==> flow/design.v <==
`timescale 1ns / 1ps
module FIR(
    input clk,
    input reset,
    input enable_fir,
    input signed [15:0] fir_data_in,
    output reg signed [31:0] fir_data_out 
    );
    reg signed [15:0] buff0, buff1, buff2, buff3, buff4, buff5, buff6, buff7, buff8, buff9, buff10, buff11, buff12, buff13, buff14;
    wire signed [15:0] tap0, tap1, tap2, tap3, tap4, tap5, tap6, tap7, tap8, tap9, tap10, tap11, tap12, tap13, tap14; 
    reg signed [31:0] acc0, acc1, acc2, acc3, acc4, acc5, acc6, acc7, acc8, acc9, acc10, acc11, acc12, acc13, acc14; 
    assign tap0 = 16'hfe64;
    assign tap1 = 16'hfc8a; 
    assign tap2 = 16'hfc04; 
    assign tap3 = 16'hff93; 
    assign tap4 = 16'h0883; 
    assign tap5 = 16'h14ef; 
    assign tap6 = 16'h1ff7; 
    assign tap7 = 16'h2463; 
    assign tap8 = 16'h1ff7; 
    assign tap9 = 16'h14ef;
    assign tap10 = 16'h0883; 
    assign tap11 = 16'hff93; 
    assign tap12 = 16'hfc04; 
    assign tap13 = 16'hfc8a; 
    assign tap14 = 16'hfe64;
	always @ (posedge clk)
        begin
            if(enable_fir == 1'b1)
                begin
                    buff0 <= fir_data_in;
                    acc0 <= tap0 * buff0;
                    buff1 <= buff0;  
                    acc1 <= tap1 * buff1;
                    buff2 <= buff1; 
                    acc2 <= tap2 * buff2;
                    buff3 <= buff2;     
                    acc3 <= tap3 * buff3;
                    buff4 <= buff3;  
                    acc4 <= tap4 * buff4;
                    buff5 <= buff4; 
                    acc5 <= tap5 * buff5;
                    buff6 <= buff5;  
                    acc6 <= tap6 * buff6;
                    buff7 <= buff6; 
                    acc7 <= tap7 * buff7;
                    buff8 <= buff7;  
                    acc8 <= tap8 * buff8;
                    buff9 <= buff8;     
                    acc9 <= tap9 * buff9;
                    buff10 <= buff9;   
                    acc10 <= tap10 * buff10;
                    buff11 <= buff10;    
                    acc11 <= tap11 * buff11;
                    buff12 <= buff11;    
                    acc12 <= tap12 * buff12;
                    buff13 <= buff12;  
                    acc13 <= tap13 * buff13;  
                    buff14 <= buff13;  
                    acc14 <= tap14 * buff14;  
                end
        end   
    always @ (posedge clk) 
        begin
            if (enable_fir == 1'b1)
                begin
                    fir_data_out <= acc0 + acc1 + acc2 + acc3 + acc4 + acc5 + acc6 + acc7 + acc8 + acc9 + acc10 + acc11 + acc12 + acc13 + acc14;
                end
        end 
endmodule
`timescale 1 ns / 1 ps
module AXIS_FIR_v1_0_S_AXIS #
    (
        parameter integer C_S_AXIS_TDATA_WIDTH	= 16
    )
    (
        input wire [3:0] s_axis_tkeep,
        output reg enable_fir,
        output reg [C_S_AXIS_TDATA_WIDTH-1 : 0] fir_data_in,
        input wire  S_AXIS_ACLK,
        input wire  S_AXIS_ARESETN,
        output wire  S_AXIS_TREADY,
        input wire [C_S_AXIS_TDATA_WIDTH-1 : 0] S_AXIS_TDATA,
        input wire [(C_S_AXIS_TDATA_WIDTH/8)-1 : 0] S_AXIS_TSTRB,
        input wire  S_AXIS_TLAST,
        input wire  S_AXIS_TVALID
    );
    function integer clogb2 (input integer bit_depth);
        begin
            for(clogb2=0; bit_depth>0; clogb2=clogb2+1)
                bit_depth = bit_depth >> 1;
        end
    endfunction
    localparam NUMBER_OF_INPUT_WORDS  = 8;
    localparam bit_num  = clogb2(NUMBER_OF_INPUT_WORDS-1);
    parameter [1:0] IDLE        = 1'b0,  
                    WRITE_FIFO  = 1'b1;  
    reg axis_tready;
    reg mst_exec_state; 
    genvar byte_index;   
    wire fifo_wren;
    reg fifo_full_flag;
    reg [bit_num-1:0] write_pointer;
    reg writes_done;
    assign S_AXIS_TREADY = axis_tready;
    always @ (posedge S_AXIS_ACLK) 
        begin  
            if (!S_AXIS_ARESETN) 
                begin
                  mst_exec_state <= IDLE;
                  axis_tready <= 1'b0;
                end  
            else
                case (mst_exec_state)
                    IDLE: 
                        if (S_AXIS_TVALID)
                            begin
                                mst_exec_state <= WRITE_FIFO;
                                axis_tready <= 1'b1;  
                            end
                        else
                            begin
                                mst_exec_state <= IDLE;
                                axis_tready <= 1'b0;  
                            end
                    WRITE_FIFO: 
                        if (writes_done)
                            begin
                                mst_exec_state <= IDLE;
                            end
                        else
                            begin
                                mst_exec_state <= WRITE_FIFO;
                            end
                endcase
        end
    always@(posedge S_AXIS_ACLK)
        begin
            if(!S_AXIS_ARESETN)
                begin
                    write_pointer <= 0;
                    writes_done <= 1'b0;
                end  
            else
                if (write_pointer <= NUMBER_OF_INPUT_WORDS-1)
                    begin
                        if (fifo_wren)
                            begin
                                write_pointer <= write_pointer + 1;
                                writes_done <= 1'b0;
                            end
                        if ((write_pointer == NUMBER_OF_INPUT_WORDS-1)|| S_AXIS_TLAST)
                            begin
                                writes_done <= 1'b1;
                            end
                    end  
        end
    assign fifo_wren = S_AXIS_TVALID && axis_tready;
    generate 
        for (byte_index=0; byte_index<= (C_S_AXIS_TDATA_WIDTH/8-1); byte_index=byte_index+1)
            begin:FIFO_GEN
                reg  [(C_S_AXIS_TDATA_WIDTH/4)-1:0] stream_data_fifo [0 : NUMBER_OF_INPUT_WORDS-1];
                always @ (posedge S_AXIS_ACLK)
                    begin
                        if (fifo_wren) 
                            begin
                                stream_data_fifo[write_pointer] <= S_AXIS_TDATA[(byte_index*8+7) -: 8];
                            end  
                    end  
            end		
    endgenerate
    always @ (posedge S_AXIS_ACLK)
        begin  
            if (!S_AXIS_ARESETN)
                begin 
                    enable_fir <= 1'b0;
                    fir_data_in <= 16'd0;
                end
            else if (fifo_wren)
                begin
                    enable_fir <= 1'b1;
                    fir_data_in <= S_AXIS_TDATA;
                end
            else 
                begin 
                    enable_fir <= enable_fir;
                    fir_data_in <= fir_data_in;
                end
        end  
endmodule
`timescale 1ns / 1ps
module AXIS_FIR_v1_0_M_AXIS #
    (
        parameter integer C_M_AXIS_TDATA_WIDTH	= 32,
        parameter integer C_M_START_COUNT	= 32
    )
	(
        output reg [3:0] m_axis_tkeep,
        input wire enable_fir,
        input wire [C_M_AXIS_TDATA_WIDTH-1 : 0] fir_data_out,
        input wire  M_AXIS_ACLK,
        input wire  M_AXIS_ARESETN,
        output wire  M_AXIS_TVALID,
        output wire [C_M_AXIS_TDATA_WIDTH-1 : 0] M_AXIS_TDATA,
        output wire [(C_M_AXIS_TDATA_WIDTH/8)-1 : 0] M_AXIS_TSTRB,
        output wire  M_AXIS_TLAST,
        input wire  M_AXIS_TREADY 
	);
	localparam NUMBER_OF_OUTPUT_WORDS = 8;                                               
	function integer clogb2 (input integer bit_depth);                                   
        begin                                                                              
            for(clogb2=0; bit_depth>0; clogb2=clogb2+1)                                      
                bit_depth = bit_depth >> 1;                                                    
        end                                                                                
	endfunction                                                                          
	localparam integer WAIT_COUNT_BITS = clogb2(C_M_START_COUNT-1);                      
	localparam bit_num  = clogb2(NUMBER_OF_OUTPUT_WORDS);                                
	parameter [1:0] IDLE          = 2'b00,  
	                INIT_COUNTER  = 2'b01,  
	                SEND_STREAM   = 2'b10;  
	reg [1:0] mst_exec_state;  
	reg [bit_num-1:0] read_pointer;                                                      
	reg [WAIT_COUNT_BITS-1 : 0] count;
	wire axis_tvalid;
	reg axis_tvalid_delay;
	wire axis_tlast;
	reg axis_tlast_delay;
	reg [C_M_AXIS_TDATA_WIDTH-1 : 0] stream_data_out;
	wire tx_en;
	reg tx_done;
	assign M_AXIS_TVALID = axis_tvalid_delay;
	assign M_AXIS_TDATA	 = stream_data_out;
	assign M_AXIS_TLAST	 = axis_tlast_delay;
	assign M_AXIS_TSTRB	 = {(C_M_AXIS_TDATA_WIDTH/8){1'b1}};
    always @(posedge M_AXIS_ACLK)                                             
        begin                                                                     
            if (!M_AXIS_ARESETN)                                                    
                begin                                                                 
                    mst_exec_state <= IDLE;                                             
                    count    <= 0;                                                      
                end                                                                   
            else                                                                    
                case (mst_exec_state)                                                 
                    IDLE:                                                               
                                mst_exec_state <= INIT_COUNTER;                              
                    INIT_COUNTER:                                                       
                        if (count == C_M_START_COUNT - 1)                               
                            begin                                                           
                                mst_exec_state <= SEND_STREAM;                               
                            end                                                             
                        else                                                              
                            begin                                                           
                                count <= count + 1;                                           
                                mst_exec_state <= INIT_COUNTER;                              
                            end                                                             
                    SEND_STREAM:                                                        
                        if (tx_done)                                                      
                            begin                                                           
                                mst_exec_state <= INIT_COUNTER;
                                count <= 0;                                     
                            end                                                             
                        else                                                              
                            begin                                                           
                                mst_exec_state <= SEND_STREAM;                                
                            end                                                             
                endcase                                                               
        end                                                                       
    assign axis_tvalid = (mst_exec_state != IDLE);
	assign axis_tlast = (read_pointer == NUMBER_OF_OUTPUT_WORDS-1);                                
    always @(posedge M_AXIS_ACLK)                                                                  
        begin                                                                                          
            if (!M_AXIS_ARESETN)                                                                         
                begin                                                                                      
                    axis_tvalid_delay <= 1'b0;                                                               
                    axis_tlast_delay <= 1'b0;                                                                
                end                                                                                        
            else                                                                                         
                begin                                                                                      
                    axis_tvalid_delay <= axis_tvalid;                                                        
                    axis_tlast_delay <= axis_tlast;                                                          
                end                                                                                        
        end                                                                                            
    always@(posedge M_AXIS_ACLK)                                               
        begin                                                                            
            if(!M_AXIS_ARESETN)                                                            
                begin                                                                        
                    read_pointer <= 0;                                                         
                    tx_done <= 1'b0;                                                           
                end                                                                          
            else                                                                           
            if (read_pointer <= NUMBER_OF_OUTPUT_WORDS-1)                                
                begin                                                                      
                    if (tx_en)                                                               
                        begin                                                                  
                            read_pointer <= read_pointer + 1;                                    
                            tx_done <= 1'b0;                                                     
                        end                                                                    
                end                                                                        
            else if (read_pointer == NUMBER_OF_OUTPUT_WORDS)                             
                begin                                                                      
                    tx_done <= 1'b1;   
                    read_pointer <= 0;  
                end                                                                        
        end                                                                              
	assign tx_en = M_AXIS_TREADY && axis_tvalid;   
    always @( posedge M_AXIS_ACLK )                  
        begin                                            
            if(!M_AXIS_ARESETN)                            
                begin                                        
                    stream_data_out <= 1;                      
                end                                          
            else if (tx_en) 
                begin                                        
                    stream_data_out <= fir_data_out;  
                end                                          
        end                                              
    always @ (posedge M_AXIS_ACLK)
        begin
            if (enable_fir == 1'b1 && M_AXIS_ARESETN == 1'b1)
                begin
                    m_axis_tkeep <= 4'hf;
                end
            else
                begin
                    m_axis_tkeep <= 4'h0;
                end
        end    
endmodule
`timescale 1 ns / 1 ps
module AXIS_FIR_v1_0 # 
    (
        parameter integer C_S_AXIS_TDATA_WIDTH	= 16,
        parameter integer C_M_AXIS_TDATA_WIDTH	= 32,
        parameter integer C_M_AXIS_START_COUNT	= 32
    )
    (
        input wire [3:0] s_axis_tkeep,
        output wire [3:0] m_axis_tkeep,
        input wire  s_axis_aclk,
        input wire  s_axis_aresetn,
        output wire  s_axis_tready,
        input wire [C_S_AXIS_TDATA_WIDTH-1 : 0] s_axis_tdata,
        input wire [(C_S_AXIS_TDATA_WIDTH/8)-1 : 0] s_axis_tstrb,
        input wire  s_axis_tlast,
        input wire  s_axis_tvalid,
        input wire  m_axis_aclk,
        input wire  m_axis_aresetn,
        output wire  m_axis_tvalid,
        output wire [C_M_AXIS_TDATA_WIDTH-1 : 0] m_axis_tdata,
        output wire [(C_M_AXIS_TDATA_WIDTH/8)-1 : 0] m_axis_tstrb,
        output wire  m_axis_tlast,
        input wire  m_axis_tready
    );
    wire [C_S_AXIS_TDATA_WIDTH-1 : 0] fir_data_in;
    wire [C_M_AXIS_TDATA_WIDTH-1 : 0] fir_data_out;
    wire enable_fir;
    AXIS_FIR_v1_0_S_AXIS # ( 
        .C_S_AXIS_TDATA_WIDTH(C_S_AXIS_TDATA_WIDTH)
    ) AXIS_FIR_v1_0_S_AXIS_inst (
        .s_axis_tkeep(s_axis_tkeep),
        .enable_fir(enable_fir),
        .fir_data_in(fir_data_in),
        .S_AXIS_ACLK(s_axis_aclk),
        .S_AXIS_ARESETN(s_axis_aresetn),
        .S_AXIS_TREADY(s_axis_tready),
        .S_AXIS_TDATA(s_axis_tdata),
        .S_AXIS_TSTRB(s_axis_tstrb),
        .S_AXIS_TLAST(s_axis_tlast),
        .S_AXIS_TVALID(s_axis_tvalid)
    );
    AXIS_FIR_v1_0_M_AXIS # ( 
        .C_M_AXIS_TDATA_WIDTH(C_M_AXIS_TDATA_WIDTH),
        .C_M_START_COUNT(C_M_AXIS_START_COUNT)
    ) AXIS_FIR_v1_0_M_AXIS_inst (
        .m_axis_tkeep(m_axis_tkeep),
        .enable_fir(enable_fir),
        .fir_data_out(fir_data_out),
        .M_AXIS_ACLK(s_axis_aclk),
        .M_AXIS_ARESETN(s_axis_aresetn),
        .M_AXIS_TVALID(m_axis_tvalid),
        .M_AXIS_TDATA(m_axis_tdata),
        .M_AXIS_TSTRB(m_axis_tstrb),
        .M_AXIS_TLAST(m_axis_tlast),
        .M_AXIS_TREADY(m_axis_tready)
    );
    FIR LPF_FIR_inst (
        .clk(s_axis_aclk),
        .reset(s_axis_aresetn),
        .enable_fir(enable_fir),
        .fir_data_in(fir_data_in),  
        .fir_data_out(fir_data_out)  
    );
endmodule
### From RTL to reports: AXIS_FIR_v1_0

What the tools print for AXIS_FIR_v1_0, step after step.
Line numbers count from 1 in the design file above.
Library cell names are shortened.
Not given: --

| set-up | value |
|---|---|
| top | AXIS_FIR_v1_0 |
| clock input | s_axis_aclk |
| library | sky130hd |
| corner | tt_025C_1v80 |

### Word-level counts

Counts by Yosys on the flattened word-level netlist (proc, flatten, opt, wreduce; memories kept). Register bits leave out memories and registers merged into their read ports (data or address). Print and check cells are left out. Cells with the same type and inputs are merged into one.

| storage and ports | value |
|---|---|
| bits in registers | 815 |
| latch bits | 0 |
| RAM bits | 0 |
| bits in read-only memories | 0 |
| word width x clocked read ports | 0 |
| memories | 0 |
| input port bits | 29 |
| word-level cells | 121 |

| operators by class | value |
|---|---|
| $add $sub $neg | 17 |
| multiply operators | 15 |
| divide/modulo/power cells | 0 |
| order comparisons | 2 |
| equality and inequality tests | 9 |
| shift operators | 0 |
| multiplexer cells | 18 |
| bitwise logic cells | 1 |
| reduce/logical cells | 14 |

Operators with widths:

| cell | count |
|---|---|
| multiplier 14 x 16 -> 30 bit with constant A | 4 |
| multiplier 8 x 16 -> 24 bit with constant A | 4 |
| multiplier 13 x 16 -> 29 bit with constant A | 2 |
| multiplier 10 x 16 -> 26 bit with constant A | 2 |
| multiplier 15 x 16 -> 31 bit with constant A | 1 |
| multiplier 9 x 16 -> 25 bit with constant A | 2 |
| adder 32 bit | 14 |
| 2-to-1 mux 4 bit | 4 |
| case mux 5 bit (select 2 bit) | 1 |
| 2-to-1 mux 5 bit | 2 |
| nonzero test 2 bit | 4 |
| 2-to-1 mux 1 bit | 7 |
| AND reduction 2 bit | 3 |
| case mux 2 bit (select 3 bit) | 1 |
| adder 5 x 1 -> 5 bit with constant B | 1 |
| equality test 5 bit with constant B | 1 |
| != test 2 bit with constant B | 2 |
| adder 4 x 1 -> 4 bit with constant B | 1 |
| less-or-equal comparator 4 x 3 -> 1 bit with constant B | 1 |
| equality test 4 x 3 -> 1 bit with constant B | 1 |
| equality test 4 bit with constant B | 1 |
| 2-to-1 mux 2 bit | 2 |
| logical AND 1 bit | 3 |
| adder 3 x 1 -> 3 bit with constant B | 1 |
| less-or-equal comparator 3 bit with constant B | 1 |
| equality test 3 bit with constant B | 1 |
| AND reduction 3 bit | 1 |
| nonzero test 3 bit | 1 |

Not listed: further kinds 7, cells in them 7.

### Depth

Depth = most cells in a row (Yosys ltp): at word level without a register or memory, in the mapped netlist without a sequential cell, where the memories' decode and read muxes count.

| depth | value |
|---|---|
| depth after elaboration | 14 |
| ABC_AREA | 1 |
| gate-level depth with buffers | 24 |
| gate-level depth less buffers | 24 |

### Synthesis result

The flow's flattened synthesis, as Yosys stat reports it; memories are mapped. The netlist is that of the ABC_AREA named above (0 if unset); the other value can give another one.

| mapped netlist | value |
|---|---|
| cell count | 9,506 |
| mapped area | 87,764.2 um^2 |
| sequential part of the area | 20,830.0 um^2 |
| flip-flop cells | 717 |

Cells by type:

| cell type | count |
|---|---|
| fa_1 | 1,137 |
| edfxtp_1 | 647 |
| ha_1 | 1,288 |
| inv_1 | 2,576 |
| nand2_1 | 1,508 |
| xor2_1 | 238 |
| nor2_1 | 530 |
| a21oi_1 | 391 |
| nand3_1 | 318 |
| dfxtp_1 | 70 |
| o21ai_0 | 259 |
| nand4_1 | 143 |
| xnor2_1 | 81 |
| o21bai_1 | 45 |
| a21o_1 | 31 |
| nor2_2 | 30 |
| nand2_2 | 27 |
| nor3_1 | 32 |

Other cell types: 32; their cells: 155.

### Timing after synthesis

Source: OpenSTA report_checks on the synthesized netlist (no wires, ideal clock, input and output delay 20% of the period each), path of least setup slack; recovery checks are left aside. Register names are those of the netlist, which keeps one name where synthesis merged equal registers.

| timing path post-synthesis | value |
|---|---|
| path kind | register -> register |
| from | register AXIS_FIR_v1_0_S_AXIS_inst.enable_fir |
| to | register LPF_FIR_inst.acc0[10] |
| clock period | 8.0 ns |
| library setup time | 1.081 ns |
| arrival | 14.485 ns |
| data required time | 6.919 ns |
| setup slack | -7.566 ns |
| path delay | 15.566 ns |
| stages on the path | 1 |
| synthesis period reached | 15.566 ns |

"path delay" is the arrival time less input delay plus setup time.
"stages on the path" counts driving pins, that of a launching flip-flop among them; a cell with two outputs on the path counts twice.
"synthesis period reached" is the clock period less the worst setup slack; recovery checks do not enter. This is arithmetic on one report: input and output delays are still those of the set period (20% each).
A register here has more assigning lines than the two given.

| on the way, post-synthesis | value |
|---|---|
| path through | dfxtp_1 |
| cells in the longest elaborated chain | 0 |
| elaborated cells between the ends (all ways) | 0 |

RTL lines, path post-synthesis:

| item | RTL line | RTL |
|---|---|---|
| from (decl) | 78 | `output reg enable_fir,` |
| from (assign) | 176 | `enable_fir <= 1'b0;` |
| from (assign) | 186 | `enable_fir <= enable_fir;` |
| to (assign) | 32 | `acc0 <= tap0 * buff0;` |
| to (decl) | 11 | `reg signed [31:0] acc0, acc1, acc2, acc3, acc4, acc5, acc6, acc7, acc8, acc9, acc10, acc11, acc12, acc13, acc1 ...` |

### Worst path after layout

From the final timing report of flow run B: the path of least setup slack in the routed layout; clock arrival at registers is part of the times.

| timing path post-layout | value |
|---|---|
| path kind | register -> register |
| from | register LPF_FIR_inst.acc0[30] |
| to | register LPF_FIR_inst.fir_data_out[31] |
| clock period | 11.6 ns |
| library setup time | 0.26 ns |
| arrival | 6.70 ns |
| data required time | 12.03 ns |
| setup slack | 5.33 ns |
| stages on the path | 20 |

The rows between start and end are the longest chain of elaborated cells between them; the timing report does not say that the signal goes this way. Where chains are equally long, one stands for them.
A line is the first line of the expression or statement that the cell stems from. Yosys adds cells for indexed reads and writes and turns some case tables into memories.

| on the way, post-layout | value |
|---|---|
| path through | edfxtp_1 fa_1 inv_1 fa_1 inv_1 fa_1 inv_1 fa_1 inv_1 fa_1 fa_1 ha_1 nand2_1 nor2_1 nor3b_1 nand2_1 inv_1 nor2_1 nand2_1 nand2_1 |
| cells in the longest elaborated chain | 14 |
| elaborated cells between the ends (all ways) | 14 |
| classes of those cells | add/sub: 14 |

RTL lines, path post-layout:

| item | RTL line | RTL |
|---|---|---|
| from (decl) | 11 | `reg signed [31:0] acc0, acc1, acc2, acc3, acc4, acc5, acc6, acc7, acc8, acc9, acc10, acc11, acc12, acc13, acc1 ...` |
| from (assign) | 32 | `acc0 <= tap0 * buff0;` |
| adder 32 bit (14 in a row) | 67 | `fir_data_out <= acc0 + acc1 + acc2 + acc3 + acc4 + acc5 + acc6 + acc7 + acc8 + acc9 + acc10 + acc11 + acc12 + ...` |
| to (assign) | 67 |  |
| to (decl) | 7 | `output reg signed [31:0] fir_data_out` |

--- measured runs ---
2 stored runs of AXIS_FIR_v1_0 in the flow (synthesis by Yosys, layout by OpenROAD, sky130hd cells), in arbitrary order. Constraints: input delay and output delay 20% of the set period each, output load 0.01 pF.
"period achieved" = clock period - worst setup slack. The figure is calculated, with input and output delays left at 20% of the set period.
"time on the worst setup path": the worst setup path's part of the clock period (all of it between registers, 20% less for each end at a port) less its slack. A launch clock that arrives late makes it longer, a capture clock that arrives late makes it shorter.
A setting shown as . is not set for that run.
Results: . = not shown.

| item | flow run A | flow run B |
|---|---|---|
| ABC_AREA | 0 | 1 |
| CAP_MARGIN | 15 | 30 |
| CELL_PAD_IN_SITES_DETAIL_PLACEMENT | 2 | . |
| CORE_MARGIN | 2 | 5 |
| CORE_UTILIZATION | 62 | 43 |
| PLACE_DENSITY_LB_ADDON | 0.2 | . |
| SETUP_SLACK_MARGIN | 0.02 | -0.36 |
| SLEW_MARGIN | 5 | 20 |
| period_ns | 4.37 | 11.6 |
| CORE_ASPECT_RATIO | . | 1.35 |
| CTS_CLUSTER_SIZE | . | 32 |
| GPL_ROUTABILITY_DRIVEN | . | 0 |
| HOLD_SLACK_MARGIN | . | 0.27 |
| MAX_ROUTING_LAYER | . | met4 |
| MIN_ROUTING_LAYER | . | met2 |
| PLACE_DENSITY | . | 0.41 |
| standard-cell area after layout (um^2) | . | 95,126.2 |
| time on the worst setup path (ns) | . | 6.27 |
| type of the worst setup path | . | register -> register |
| smallest hold slack (ns) | . | 0.431 |
| overall die area (um^2) | . | 213,337.0 |
| chip area in the Yosys report (um^2) | . | 87,764.2 |
| setup slack of the worst path (ns) | . | 5.333 |
| post-route utilization | . | 0.469 |
| final setup TNS (ns) | . | 0.000 |
| period achieved (ns) | . | 6.267 |

Flow run A: did not finish, placement stopped with a tool error
--- end ---
